==> flow/design.v <==
module s_sat_13_12 #(
    parameter   WIN  = 13,
    parameter   WOUT = 12
)(
    input  signed     [WIN-1:0]  din,
    output reg signed [WOUT-1:0] dout
);
always  @(*) begin
    if ((din[WIN-1] == 1'b1) && (din[WIN-2:WOUT-1] != { {WIN-WOUT}{1'b1} })) begin
        dout = {1'b1,{{WOUT-1}{1'b0}}};
    end
    else if ((din[WIN-1] == 1'b0) && (din[WIN-2:WOUT-1] != { {WIN-WOUT}{1'b0} })) begin
        dout = {1'b0,{{WOUT-1}{1'b1}}};
    end
    else begin
        dout = din[WOUT-1:0];
    end
end
endmodule
module s_sat_22_12 #(
    parameter   WIN  = 22,
    parameter   WOUT = 12
)(
    input  signed     [WIN-1:0]  din,
    output reg signed [WOUT-1:0] dout
);
always  @(*) begin
    if ((din[WIN-1] == 1'b1) && (din[WIN-2:WIN-3] != { 2{1'b1} })) begin
        dout = {1'b1,{{WOUT-1}{1'b0}}};
    end
    else if ((din[WIN-1] == 1'b0) && (din[WIN-2:WIN-3] != { 2{1'b0} })) begin
        dout = {1'b0,{{WOUT-1}{1'b1}}};
    end
    else begin
        dout = din[19:8];
    end
end
endmodule
module butterfly #(
    parameter WD = 12
)(
    input  signed [WD-1:0] din_a_re,
    input  signed [WD-1:0] din_a_im,
    input  signed [WD-1:0] din_b_re,
    input  signed [WD-1:0] din_b_im,
    output signed [WD-1:0] dout_a_re,
    output signed [WD-1:0] dout_a_im,
    output signed [WD-1:0] dout_b_re,
    output signed [WD-1:0] dout_b_im
);
    wire signed [WD:0] add_re, add_im, sub_re, sub_im;
    assign add_re = din_a_re + din_b_re;
    assign add_im = din_a_im + din_b_im;
    assign sub_re = din_a_re - din_b_re;
    assign sub_im = din_a_im - din_b_im;
    s_sat_13_12 sa0 (
        .din(add_re),
        .dout(dout_a_re)
    );
    s_sat_13_12 sa1 (
        .din(add_im),
        .dout(dout_a_im)
    );
    s_sat_13_12 sa2 (
        .din(sub_re),
        .dout(dout_b_re)
    );
    s_sat_13_12 sa3 (
        .din(sub_im),
        .dout(dout_b_im)
    );
endmodule
module tf_multi #(
    parameter WD   = 12,
    parameter WNRD = 9
)(
    input  signed [WD-1:0]   din_re,
    input  signed [WD-1:0]   din_im,
    input  signed [WNRD-1:0] wnr_re,
    input  signed [WNRD-1:0] wnr_im,
    output signed [WD-1:0]   dout_re,
    output signed [WD-1:0]   dout_im
);
    wire signed [WD+WNRD-1:0] m0, m1, m2, m3;
    assign m0 = din_re * wnr_re;
    assign m1 = din_im * wnr_im;
    assign m2 = din_re * wnr_im;
    assign m3 = din_im * wnr_re;
    wire signed [WD+WNRD:0] s0, s1;
    assign s0 = m0 - m1;     
    assign s1 = m2 + m3;     
    s_sat_22_12 sat0
    (
        .din(s0),
        .dout(dout_re)
    );
    s_sat_22_12 sat1
    (
        .din(s1),
        .dout(dout_im)
    );
endmodule
module fft_16 #(
    parameter WD = 12,
    parameter WNRD = 9
)(
    input                  clk,
    input                  rst_n,
    input                  en,
    input  signed [WD-1:0] sin_re,
    input  signed [WD-1:0] sin_im,
    output signed [WD-1:0] sout_re,
    output signed [WD-1:0] sout_im
);
    localparam W16_1_RE = 9'b011101100;
    localparam W16_1_IM = 9'b110011110;
    localparam W16_2_RE = 9'b010110101;
    localparam W16_2_IM = 9'b101001010;
    localparam W16_3_RE = 9'b001100001;
    localparam W16_3_IM = 9'b100010011;
    localparam W16_4_RE = 9'b000000000;
    localparam W16_4_IM = 9'b100000000;
    localparam W16_5_RE = 9'b110011110;
    localparam W16_5_IM = 9'b100010011;
    localparam W16_6_RE = 9'b101001010;
    localparam W16_6_IM = 9'b101001010;
    localparam W16_7_RE = 9'b100010011;
    localparam W16_7_IM = 9'b110011110;
    reg [3:0] count;
    reg  signed [WNRD-1:0] w1_re, w1_im, w2_re, w2_im;
    wire signed [WNRD-1:0] w3_re, w3_im;
    reg  signed [WD-1:0] d1_re [0:7];
    reg  signed [WD-1:0] d1_im [0:7];
    wire signed [WD-1:0] bf1_a_re;
    wire signed [WD-1:0] bf1_a_im;
    wire signed [WD-1:0] bf1_b_re;
    wire signed [WD-1:0] bf1_b_im;
    wire signed [WD-1:0] mux1_a_re;
    wire signed [WD-1:0] mux1_a_im;
    wire signed [WD-1:0] mux1_b_re;
    wire signed [WD-1:0] mux1_b_im;
    wire signed [WD-1:0] tf1_re;
    wire signed [WD-1:0] tf1_im;
    wire signed [WD-1:0] mux1_out_re;
    wire signed [WD-1:0] mux1_out_im;
    reg signed  [WD-1:0] stage1_out_re;
    reg signed  [WD-1:0] stage1_out_im;
    reg  signed [WD-1:0] d2_re [0:3];
    reg  signed [WD-1:0] d2_im [0:3];
    wire signed [WD-1:0] bf2_a_re;
    wire signed [WD-1:0] bf2_a_im;
    wire signed [WD-1:0] bf2_b_re;
    wire signed [WD-1:0] bf2_b_im;
    wire signed [WD-1:0] mux2_a_re;
    wire signed [WD-1:0] mux2_a_im;
    wire signed [WD-1:0] mux2_b_re;
    wire signed [WD-1:0] mux2_b_im;
    wire signed [WD-1:0] tf2_re;
    wire signed [WD-1:0] tf2_im;
    wire signed [WD-1:0] mux2_out_re;
    wire signed [WD-1:0] mux2_out_im;
    reg signed  [WD-1:0] stage2_out_re;
    reg signed  [WD-1:0] stage2_out_im;
    reg  signed [WD-1:0] d3_re [0:1];
    reg  signed [WD-1:0] d3_im [0:1];
    wire signed [WD-1:0] bf3_a_re;
    wire signed [WD-1:0] bf3_a_im;
    wire signed [WD-1:0] bf3_b_re;
    wire signed [WD-1:0] bf3_b_im;
    wire signed [WD-1:0] mux3_a_re;
    wire signed [WD-1:0] mux3_a_im;
    wire signed [WD-1:0] mux3_b_re;
    wire signed [WD-1:0] mux3_b_im;
    wire signed [WD-1:0] tf3_re;
    wire signed [WD-1:0] tf3_im;
    wire signed [WD-1:0] mux3_out_re;
    wire signed [WD-1:0] mux3_out_im;
    reg signed  [WD-1:0] stage3_out_re;
    reg signed  [WD-1:0] stage3_out_im;
    reg  signed [WD-1:0] d4_re;
    reg  signed [WD-1:0] d4_im;
    wire signed [WD-1:0] bf4_a_re;
    wire signed [WD-1:0] bf4_a_im;
    wire signed [WD-1:0] bf4_b_re;
    wire signed [WD-1:0] bf4_b_im;
    wire signed [WD-1:0] mux4_a_re;
    wire signed [WD-1:0] mux4_a_im;
    wire signed [WD-1:0] mux4_b_re;
    wire signed [WD-1:0] mux4_b_im;
    reg signed  [WD-1:0] stage4_out_re;
    reg signed  [WD-1:0] stage4_out_im;
    always @(posedge clk) begin
        if (!rst_n)
            count <= 4'd0;
        else if (en)
            count <= count + 1'b1;
        else
            count <= 4'd0;
    end
    assign mux1_a_re = (count[3])? bf1_a_re : d1_re[7];
    assign mux1_a_im = (count[3])? bf1_a_im : d1_im[7];
    assign mux1_b_re = (count[3])? bf1_b_re : sin_re;
    assign mux1_b_im = (count[3])? bf1_b_im : sin_im;
    assign mux1_out_re = ((count > 4'd0) & (count < 4'd8))? tf1_re : mux1_a_re;      
    assign mux1_out_im = ((count > 4'd0) & (count < 4'd8))? tf1_im : mux1_a_im;
    always @(*) begin
        w1_re <= W16_1_RE;
        w1_im <= W16_1_IM;
        case(count)
            4'd2: begin
                w1_re <= W16_2_RE;
                w1_im <= W16_2_IM;
            end
            4'd3: begin
                w1_re <= W16_3_RE;
                w1_im <= W16_3_IM;
            end
            4'd4: begin
                w1_re <= W16_4_RE;
                w1_im <= W16_4_IM;
            end
            4'd5: begin
                w1_re <= W16_5_RE;
                w1_im <= W16_5_IM;
            end
            4'd6: begin
                w1_re <= W16_6_RE;
                w1_im <= W16_6_IM;
            end
            4'd7: begin
                w1_re <= W16_7_RE;
                w1_im <= W16_7_IM;
            end
            default: begin
                w1_re <= W16_1_RE;
                w1_im <= W16_1_IM;
            end
        endcase
    end
    assign mux2_a_re = ((count == 0) | (count > 12) | (count > 4 & count < 9))? bf2_a_re : d2_re[3];
    assign mux2_a_im = ((count == 0) | (count > 12) | (count > 4 & count < 9))? bf2_a_im : d2_im[3];
    assign mux2_b_re = ((count == 0) | (count > 12) | (count > 4 & count < 9))? bf2_b_re : stage1_out_re;
    assign mux2_b_im = ((count == 0) | (count > 12) | (count > 4 & count < 9))? bf2_b_im : stage1_out_im;
    assign mux2_out_re = ((count > 1 & count < 5) | (count > 9 & count < 13))? tf2_re : mux2_a_re;
    assign mux2_out_im = ((count > 1 & count < 5) | (count > 9 & count < 13))? tf2_im : mux2_a_im;
    always @(*) begin
        w2_re <= W16_2_RE;
        w2_im <= W16_2_IM;
        case(count)
            4'd3: begin
                w2_re <= W16_4_RE;
                w2_im <= W16_4_IM;
            end
            4'd4: begin
                w2_re <= W16_6_RE;
                w2_im <= W16_6_IM;
            end
            4'd11: begin
                w2_re <= W16_4_RE;
                w2_im <= W16_4_IM;
            end
            4'd12: begin
                w2_re <= W16_6_RE;
                w2_im <= W16_6_IM;
            end
            default: begin
                w2_re <= W16_2_RE;
                w2_im <= W16_2_IM;
            end
        endcase
    end
    assign mux3_a_re = (~count[1])?
                        bf3_a_re : d3_re[1];
    assign mux3_a_im = (~count[1])?
                        bf3_a_im : d3_im[1];
    assign mux3_b_re = (~count[1])?
                        bf3_b_re : stage2_out_re;
    assign mux3_b_im = (~count[1])?
                        bf3_b_im : stage2_out_im;
    assign mux3_out_re = ((count==3) | (count==7) | (count==11) | (count==15))? tf3_re : mux3_a_re;
    assign mux3_out_im = ((count==3) | (count==7) | (count==11) | (count==15))? tf3_im : mux3_a_im;
    assign w3_re = W16_4_RE;
    assign w3_im = W16_4_IM;
    assign mux4_a_re = (~count[0])? bf4_a_re : d4_re;
    assign mux4_a_im = (~count[0])? bf4_a_im : d4_im;
    assign mux4_b_re = (~count[0])? bf4_b_re : stage3_out_re;
    assign mux4_b_im = (~count[0])? bf4_b_im : stage3_out_im;
    always @(posedge clk) begin
        if (!rst_n) begin
            d1_re[0] <= 12'd0;
            d1_im[0] <= 12'd0;
            d1_re[1] <= 12'd0;
            d1_im[1] <= 12'd0;
            d1_re[2] <= 12'd0;
            d1_im[2] <= 12'd0;
            d1_re[3] <= 12'd0;
            d1_im[3] <= 12'd0;
            d1_re[4] <= 12'd0;
            d1_im[4] <= 12'd0;
            d1_re[5] <= 12'd0;
            d1_im[5] <= 12'd0;
            d1_re[6] <= 12'd0;
            d1_im[6] <= 12'd0;
            d1_re[7] <= 12'd0;
            d1_im[7] <= 12'd0;
        end
        else begin
            d1_re[0] <= mux1_b_re;
            d1_im[0] <= mux1_b_im;
            d1_re[1] <= d1_re[0];
            d1_im[1] <= d1_im[0];
            d1_re[2] <= d1_re[1];
            d1_im[2] <= d1_im[1];
            d1_re[3] <= d1_re[2];
            d1_im[3] <= d1_im[2];
            d1_re[4] <= d1_re[3];
            d1_im[4] <= d1_im[3];
            d1_re[5] <= d1_re[4];
            d1_im[5] <= d1_im[4];
            d1_re[6] <= d1_re[5];
            d1_im[6] <= d1_im[5];
            d1_re[7] <= d1_re[6];
            d1_im[7] <= d1_im[6];
        end
    end
    butterfly bf1
    (
    .din_a_re   (d1_re[7]),
    .din_a_im   (d1_im[7]),
    .din_b_re   (sin_re),
    .din_b_im   (sin_im),
    .dout_a_re  (bf1_a_re),
    .dout_a_im  (bf1_a_im),
    .dout_b_re  (bf1_b_re),
    .dout_b_im  (bf1_b_im)
    );
    tf_multi tf1
    (
    .din_re     (mux1_a_re),
    .din_im     (mux1_a_im),
    .wnr_re     (w1_re),
    .wnr_im     (w1_im),
    .dout_re    (tf1_re),
    .dout_im    (tf1_im)
    );
    always @(posedge clk) begin
        if (!rst_n) begin
            stage1_out_re <= 12'd0;
            stage1_out_im <= 12'd0;
        end
        else begin
            stage1_out_re <= mux1_out_re;
            stage1_out_im <= mux1_out_im;
        end
    end
    always @(posedge clk) begin
        if (!rst_n) begin
            d2_re[0] <= 12'd0;
            d2_im[0] <= 12'd0;
            d2_re[1] <= 12'd0;
            d2_im[1] <= 12'd0;
            d2_re[2] <= 12'd0;
            d2_im[2] <= 12'd0;
            d2_re[3] <= 12'd0;
            d2_im[3] <= 12'd0;
        end
        else begin
            d2_re[0] <= mux2_b_re;
            d2_im[0] <= mux2_b_im;
            d2_re[1] <= d2_re[0];
            d2_im[1] <= d2_im[0];
            d2_re[2] <= d2_re[1];
            d2_im[2] <= d2_im[1];
            d2_re[3] <= d2_re[2];
            d2_im[3] <= d2_im[2];
        end
    end
    butterfly bf2
    (
    .din_a_re   (d2_re[3]),
    .din_a_im   (d2_im[3]),
    .din_b_re   (stage1_out_re),
    .din_b_im   (stage1_out_im),
    .dout_a_re  (bf2_a_re),
    .dout_a_im  (bf2_a_im),
    .dout_b_re  (bf2_b_re),
    .dout_b_im  (bf2_b_im)
    );
    tf_multi tf2
    (
    .din_re     (mux2_a_re),
    .din_im     (mux2_a_im),
    .wnr_re     (w2_re),
    .wnr_im     (w2_im),
    .dout_re    (tf2_re),
    .dout_im    (tf2_im)
    );
    always @(posedge clk) begin
        if (!rst_n) begin
            stage2_out_re <= 12'd0;
            stage2_out_im <= 12'd0;
        end
        else begin
            stage2_out_re <= mux2_out_re;
            stage2_out_im <= mux2_out_im;
        end
    end
    always @(posedge clk) begin
        if (!rst_n) begin
            d3_re[0] <= 12'd0;
            d3_im[0] <= 12'd0;
            d3_re[1] <= 12'd0;
            d3_im[1] <= 12'd0;
        end
        else begin
            d3_re[0] <= mux3_b_re;
            d3_im[0] <= mux3_b_im;
            d3_re[1] <= d3_re[0];
            d3_im[1] <= d3_im[0];
        end
    end
    butterfly bf3
    (
    .din_a_re   (d3_re[1]),
    .din_a_im   (d3_im[1]),
    .din_b_re   (stage2_out_re),
    .din_b_im   (stage2_out_im),
    .dout_a_re  (bf3_a_re),
    .dout_a_im  (bf3_a_im),
    .dout_b_re  (bf3_b_re),
    .dout_b_im  (bf3_b_im)
    );
    tf_multi tf3
    (
    .din_re     (mux3_a_re),
    .din_im     (mux3_a_im),
    .wnr_re     (w3_re),
    .wnr_im     (w3_im),
    .dout_re    (tf3_re),
    .dout_im    (tf3_im)
    );
    always @(posedge clk) begin
        if (!rst_n) begin
            stage3_out_re <= 12'd0;
            stage3_out_im <= 12'd0;
        end
        else begin
            stage3_out_re <= mux3_out_re;
            stage3_out_im <= mux3_out_im;
        end
    end
    always @(posedge clk) begin
        if (!rst_n) begin
            d4_re <= 12'd0;
            d4_im <= 12'd0;
        end
        else begin
            d4_re <= mux4_b_re;
            d4_im <= mux4_b_im;
        end
    end
    butterfly bf4
    (
    .din_a_re   (d4_re),
    .din_a_im   (d4_im),
    .din_b_re   (stage3_out_re),
    .din_b_im   (stage3_out_im),
    .dout_a_re  (bf4_a_re),
    .dout_a_im  (bf4_a_im),
    .dout_b_re  (bf4_b_re),
    .dout_b_im  (bf4_b_im)
    );
    always @(posedge clk) begin
        if (!rst_n) begin
            stage4_out_re <= 12'd0;
            stage4_out_im <= 12'd0;
        end
        else begin
            stage4_out_re <= mux4_a_re;
            stage4_out_im <= mux4_a_im;
        end
    end
    assign sout_re = stage4_out_re;
    assign sout_im = stage4_out_im;
endmodule
== Step by step through the tools: fft_16 ==
Tool output for the design above, in the order of the flow.
Line numbers count from 1 in the design file above.
Library cell names are shortened.
A cell with - has no value.
Design
  design top: fft_16
  clock port: clk
  library: sky130hd
  timing corner: tt_025C_1v80

== Word level ==
Counts by Yosys on the flattened word-level netlist (proc, flatten, opt, wreduce). Print and check cells are left out. Cells with the same type and inputs are merged into one.
Bit counts
  register bits after elaboration: 460
  output and inout port bits: 24
Cells by class
  magnitude comparators: 9
  bitwise operators: 48
  multiplexer cells: 70
  reductions and logical operators: 56
  add/subtract/negate cells: 24
  multipliers: 8
  eq/ne operators: 15
Operator list (count)
  multiplier 12 x 9 -> 21 bit: 8
  two-way mux 12 bit: 66
  adder 12 x 12 -> 13 bit: 8
  subtractor 12 x 12 -> 13 bit: 8
  case mux 9 bit (select 6 bit): 1
  logical AND 1 bit: 44
  adder 21 x 21 -> 22 bit: 2
  subtractor 21 x 21 -> 22 bit: 2
  NOT 1 bit: 38
  negator 12 -> 13 bit: 2
  case mux 8 bit (select 3 bit): 1
  subtractor 1 x 21 -> 22 bit with constant A: 1
  case mux 9 bit (select 2 bit): 1
  == test 4 x 3 -> 1 bit with constant B: 4
  != test 2 bit with constant B: 6
  nonzero test 2 bit: 6
  < comparator 4 bit with constant B: 3
  == test 4 bit with constant B: 3
  OR reduction 2 bit: 4
  greater-than comparator 4 x 1 -> 1 bit with constant B: 2
  == test 4 x 2 -> 1 bit with constant B: 2
  greater-than comparator 4 bit with constant B: 2
  two-way mux 7 bit: 1
  bitwise OR 1 bit: 6
  bitwise AND 1 bit: 4
  adder 4 x 1 -> 4 bit with constant B: 1
  greater-than comparator 4 x 3 -> 1 bit with constant B: 1
  < comparator 4 x 3 -> 1 bit with constant B: 1
Not listed: further kinds 2, cells in them 2.

== Logic depth ==
Yosys ltp: most cells in a row. Word level: on the elaborated netlist, between registers, memories and ports. Mapped: between sequential cells and ports; inverters and the memories' decode and read muxes count.
Logic depth
  depth after elaboration: 13
  ABC_AREA: 0
  gate-level depth with buffers: 42

== Netlist ==
Yosys stat after the flow's synthesis: flattened, memories mapped to cells. It holds for the ABC_AREA given above (unset counts as 0); a run with the other value may have another netlist.
Mapped netlist
  flip-flop cells: 460
  synthesis area: 51829.7 um^2
  cell count: 5776
Cells by type (count)
  fa_1: 718
  dfxtp_1: 460
  ha_1: 575
  inv_1: 1058
  a21oi_1: 364
  and2_1: 284
  xnor2_1: 191
  nor2_1: 442
  o21ai_0: 273
  nand2_1: 267
  clkbuf_1: 213
  nand2b_1: 95
  xor2_1: 61
  maj3_1: 49
  a221oi_1: 53
  a211oi_1: 46
  o22ai_1: 49
  o21bai_1: 40
Other cell types: 79; their cells: 538.
By module: a second synthesis without flattening, with its own total; a netlist apart from the flattened one above.
Unflattened totals
  cells (unflattened synthesis): 8882
  area total of the unflattened synthesis: 80643.6 um^2
Rows give one instance, submodules left out.
Modules
  tf_multi: area 16854.9 um^2, seq. area 0.0 um^2, cells 1815, times used 3
  fft_16: area 16300.6 um^2, seq. area 9208.8 um^2, cells 1553, times used 1
  butterfly: area 2487.4 um^2, seq. area 0.0 um^2, cells 351, times used 4
  s_sat_13_12: area 146.4 um^2, seq. area 0.0 um^2, cells 15, times used 16
  s_sat_22_12: area 247.7 um^2, seq. area 0.0 um^2, cells 40, times used 6

== Worst setup path after synthesis ==
Source: OpenSTA report_checks on the synthesized netlist (no wires, ideal clock, input and output delay 20% of the period each), path of least setup slack; recovery checks are left aside. Register names are those of the netlist, which keeps one name where synthesis merged equal registers.
Timing post-synthesis
  kind: input -> register
  from: input port sin_re[0]
  to: register stage1_out_im[10]
  external input delay: 2.200 ns
  path delay: 9.025 ns
  path buffers: 2
  setup slack: -0.225 ns
  setup time: 0.076 ns
  time at the first pin: 2.200 ns
  stages on the path: 38
  period: 11.0 ns
  arrival: 11.149 ns
  synthesis period reached: 11.225 ns
"path delay" is the arrival time less input delay plus setup time.
"stages on the path" counts driving pins, that of a launching flip-flop among them; a cell with two outputs on the path counts twice.
"synthesis period reached" is the clock period less the worst setup slack; recovery checks do not enter. This is arithmetic on one report: input and output delays are still those of the set period (20% each).
Between the ends stands the longest chain of elaborated cells between them, by number of cells; it is not shown to be the way that was timed. Of several equally long chains one is given.
Each line given opens the expression or statement behind the cell; cells for indexed reads and writes are added by Yosys, which also makes memories of some case tables.
On the way, post-synthesis
  cells stage by stage: ha_1 -> fa_1 -> nand2b_1 -> a21oi_1 -> o21ai_0 -> a21oi_1 -> o21ai_0 -> a21oi_1 -> or3_1 -> a21oi_1 -> or2_2 -> a22oi_1 -> maj3_1 -> mux2i_1 -> clkbuf_1 -> nor2_1 -> fa_1 -> fa_1 -> (+2 left out) -> fa_1 -> inv_1 -> fa_1 -> fa_1 -> inv_1 -> fa_1 -> inv_1 -> ha_1 -> o41a_1 -> a31o_2 -> a21o_1 -> a31o_2 -> a21oi_1 -> xnor2_1 -> a21oi_1 -> or2_2 -> clkbuf_1 -> o22ai_1
  length of the longest elaborated chain: 13
  elaborated cells between the ends (all ways): 18
  RTL lines with such cells: 9
  classes of those cells: add/sub: 2; mul: 1; eq/ne: 1; mux: 6; logic: 3; reduce/logical: 5
RTL lines, path post-synthesis
  start: declaration: RTL line 110  | input  signed [WD-1:0] sin_re,
  adder 12 x 12 -> 13 bit: RTL line 52  | assign add_re = din_a_re + din_b_re;
  NOT 1 bit: RTL line 12  | else if ((din[WIN-1] == 1'b0) && (din[WIN-2:WOUT-1] != { {WIN-WOUT}{1'b0} })) begin
  logical AND 1 bit: RTL line 12
  two-way mux 12 bit: RTL line 12
  two-way mux 12 bit: RTL line 9  | if ((din[WIN-1] == 1'b1) && (din[WIN-2:WOUT-1] != { {WIN-WOUT}{1'b1} })) begin
  two-way mux 12 bit: RTL line 200  | assign mux1_a_re = (count[3])? bf1_a_re : d1_re[7];
  multiplier 12 x 9 -> 21 bit: RTL line 87  | assign m2 = din_re * wnr_im;
  adder 21 x 21 -> 22 bit: RTL line 91  | assign s1 = m2 + m3;
  NOT 1 bit: RTL line 31  | else if ((din[WIN-1] == 1'b0) && (din[WIN-2:WIN-3] != { 2{1'b0} })) begin
  logical AND 1 bit: RTL line 31
  two-way mux 12 bit: RTL line 31
  two-way mux 12 bit: RTL line 28  | if ((din[WIN-1] == 1'b1) && (din[WIN-2:WIN-3] != { 2{1'b1} })) begin
  two-way mux 12 bit: RTL line 205  | assign mux1_out_im = ((count > 4'd0) & (count < 4'd8))? tf1_im : mux1_a_im;
  end: assignment: RTL line 349  | stage1_out_im <= 12'd0;
  end: assignment: RTL line 353  | stage1_out_im <= mux1_out_im;
  end: declaration: RTL line 147  | reg signed  [WD-1:0] stage1_out_im;

== Path in the finished layout ==
From the final timing report of stored run 2: the path of least setup slack in the routed layout; clock arrival at registers is part of the times.
Timing after layout
  kind: input -> register
  from: input port sin_im[1]
  to: register stage1_out_re[2]
  external input delay: 3.52 ns
  period: 17.6 ns
  time at the first pin: 3.52 ns
  path buffers: 1
  setup time: 0.09 ns
  stages on the path: 37
  arrival: 14.11 ns
  setup slack: 4.13 ns
Between the ends stands the longest chain of elaborated cells between them, by number of cells; it is not shown to be the way that was timed. Of several equally long chains one is given.
On the way, after layout
  cells stage by stage: clkdlybuf4s50_1 -> inv_1 -> ha_1 -> nand2b_1 -> a21oi_1 -> o21ai_0 -> a21oi_1 -> o21ai_0 -> a21oi_1 -> o21ai_0 -> a21oi_1 -> o41ai_1 -> xnor2_1 -> maj3_1 -> a21oi_2 -> clkinv_1 -> nor2_1 -> fa_1 -> inv_1 -> fa_1 -> fa_1 -> fa_1 -> fa_1 -> fa_1 -> ha_1 -> ha_1 -> nor2b_1 -> o21ai_0 -> nand2b_1 -> a21oi_1 -> or4b_2 -> o2111ai_1 -> nand3_1 -> o21ai_0 -> o211ai_1 -> a21o_1 -> o22ai_1
  length of the longest elaborated chain: 13
  elaborated cells between the ends (all ways): 18
  RTL lines with such cells: 9
  classes of those cells: add/sub: 2; mul: 1; eq/ne: 1; mux: 6; logic: 3; reduce/logical: 5
RTL lines, path after layout
  start: declaration: RTL line 111  | input  signed [WD-1:0] sin_im,
  adder 12 x 12 -> 13 bit: RTL line 53  | assign add_im = din_a_im + din_b_im;
  NOT 1 bit: RTL line 12  | else if ((din[WIN-1] == 1'b0) && (din[WIN-2:WOUT-1] != { {WIN-WOUT}{1'b0} })) begin
  logical AND 1 bit: RTL line 12
  two-way mux 12 bit: RTL line 12
  two-way mux 12 bit: RTL line 9  | if ((din[WIN-1] == 1'b1) && (din[WIN-2:WOUT-1] != { {WIN-WOUT}{1'b1} })) begin
  two-way mux 12 bit: RTL line 201  | assign mux1_a_im = (count[3])? bf1_a_im : d1_im[7];
  multiplier 12 x 9 -> 21 bit: RTL line 86  | assign m1 = din_im * wnr_im;
  subtractor 21 x 21 -> 22 bit: RTL line 90  | assign s0 = m0 - m1;
  NOT 1 bit: RTL line 31  | else if ((din[WIN-1] == 1'b0) && (din[WIN-2:WIN-3] != { 2{1'b0} })) begin
  logical AND 1 bit: RTL line 31
  two-way mux 12 bit: RTL line 31
  two-way mux 12 bit: RTL line 28  | if ((din[WIN-1] == 1'b1) && (din[WIN-2:WIN-3] != { 2{1'b1} })) begin
  two-way mux 12 bit: RTL line 204  | assign mux1_out_re = ((count > 4'd0) & (count < 4'd8))? tf1_re : mux1_a_re;
  end: assignment: RTL line 348  | stage1_out_re <= 12'd0;
  end: assignment: RTL line 352  | stage1_out_re <= mux1_out_re;
  end: declaration: RTL line 146  | reg signed  [WD-1:0] stage1_out_re;

FLOW RESULTS
============

Flow measurements of fft_16 on sky130hd: 3 stored runs with different settings, listed in no order. Input and output delays are each 20% of the period that was set; the output load is 0.01 pF.
"achieved clock period (ns)" means the clock period less the worst setup slack. The figure is calculated, with input and output delays left at 20% of the set period.
"worst setup path time (ns)" means the part of the period allowed to the worst setup path (the constraints hold back 20% at inputs and 20% at outputs) less its slack; where the path has registers, the arrival times of their clocks count too.

Flow files of stored run 1
==> flow/run.sh <==
#!/bin/bash
# the make line also repeats the synthesis and layout settings of config.mk as NAME=value (left out here)
make -C /OpenROAD-flow-scripts/flow DESIGN_CONFIG=/design/flow/config.mk WORK_HOME=/design/flow/orfs CLKGATE_MAP_FILE= finish
==> flow/config.mk <==
export PLATFORM = sky130hd
export DESIGN_NAME = fft_16
export DESIGN_NICKNAME = fft_16
export VERILOG_FILES = /design/flow/design.v
export SDC_FILE = /design/flow/constraint.sdc
export NUM_CORES = 4
export LEC_CHECK = 0
export CAP_MARGIN = 20
export CELL_PAD_IN_SITES_GLOBAL_PLACEMENT = 2
export CORE_MARGIN = 2
export CORE_UTILIZATION = 71
export CTS_CLUSTER_DIAMETER = 384
export MAX_ROUTING_LAYER = met4
export MIN_ROUTING_LAYER = met1
export SETUP_SLACK_MARGIN = 1.03
export SLEW_MARGIN = 20
export TNS_END_PERCENT = 55
==> flow/constraint.sdc <==
create_clock -name core_clock -period 6.2 [get_ports {clk}]
set_input_delay 1.2400 -clock core_clock [delete_from_list [all_inputs] [get_ports {clk}]]
set_output_delay 1.2400 -clock core_clock [all_outputs]
set_load 0.01 [all_outputs]

report of stored run 1: did not finish, place, GPL-0301

Flow files of stored run 2
==> flow/run.sh <==
#!/bin/bash
# the make line also repeats the synthesis and layout settings of config.mk as NAME=value (left out here)
make -C /OpenROAD-flow-scripts/flow DESIGN_CONFIG=/design/flow/config.mk WORK_HOME=/design/flow/orfs CLKGATE_MAP_FILE= finish
==> flow/config.mk <==
export PLATFORM = sky130hd
export DESIGN_NAME = fft_16
export DESIGN_NICKNAME = fft_16
export VERILOG_FILES = /design/flow/design.v
export SDC_FILE = /design/flow/constraint.sdc
export NUM_CORES = 4
export LEC_CHECK = 0
export CAP_MARGIN = 5
export CELL_PAD_IN_SITES_DETAIL_PLACEMENT = 1
export CELL_PAD_IN_SITES_GLOBAL_PLACEMENT = 1
export CORE_MARGIN = 2
export CORE_UTILIZATION = 29
export MAX_ROUTING_LAYER = met5
export MIN_ROUTING_LAYER = met2
export PLACE_DENSITY_LB_ADDON = 0.05
export SETUP_SLACK_MARGIN = -0.25
export SLEW_MARGIN = 20
==> flow/constraint.sdc <==
create_clock -name core_clock -period 17.6 [get_ports {clk}]
set_input_delay 3.5200 -clock core_clock [delete_from_list [all_inputs] [get_ports {clk}]]
set_output_delay 3.5200 -clock core_clock [all_outputs]
set_load 0.01 [all_outputs]

report of stored run 2
yosys chip area after synthesis (um^2): 51829.7
finish__design__die__area: 182120.0
finish__design__instance__area__stdcell: 57601.5
finish__design__instance__utilization: 0.3235
finish__timing__setup__ws: 4.126
finish__timing__setup__tns: 0.000
finish__timing__hold__ws: 0.414
achieved clock period (ns): 13.474
worst setup path time (ns): 9.95
worst setup path kind: input -> register

Flow files of stored run 3
==> flow/run.sh <==
#!/bin/bash
# the make line also repeats the synthesis and layout settings of config.mk as NAME=value (left out here)
make -C /OpenROAD-flow-scripts/flow DESIGN_CONFIG=/design/flow/config.mk WORK_HOME=/design/flow/orfs CLKGATE_MAP_FILE= finish
==> flow/config.mk <==
export PLATFORM = sky130hd
export DESIGN_NAME = fft_16
export DESIGN_NICKNAME = fft_16
export VERILOG_FILES = /design/flow/design.v
export SDC_FILE = /design/flow/constraint.sdc
export NUM_CORES = 4
export LEC_CHECK = 0
export CAP_MARGIN = 20
export CORE_ASPECT_RATIO = 1.66
export CORE_MARGIN = 2
export CORE_UTILIZATION = 40
export CTS_CLUSTER_DIAMETER = 373
export MAX_ROUTING_LAYER = met4
export SLEW_MARGIN = 20
==> flow/constraint.sdc <==
create_clock -name core_clock -period 11.0 [get_ports {clk}]
set_input_delay 2.2000 -clock core_clock [delete_from_list [all_inputs] [get_ports {clk}]]
set_output_delay 2.2000 -clock core_clock [all_outputs]
set_load 0.01 [all_outputs]

report of stored run 3
yosys chip area after synthesis (um^2): 51829.7
finish__design__die__area: 132562.0
finish__design__instance__area__stdcell: 59145.5
finish__design__instance__utilization: 0.4589
finish__timing__setup__ws: 0.263
finish__timing__setup__tns: 0.000
finish__timing__hold__ws: 0.420
achieved clock period (ns): 10.737
worst setup path time (ns): 8.54
worst setup path kind: input -> register
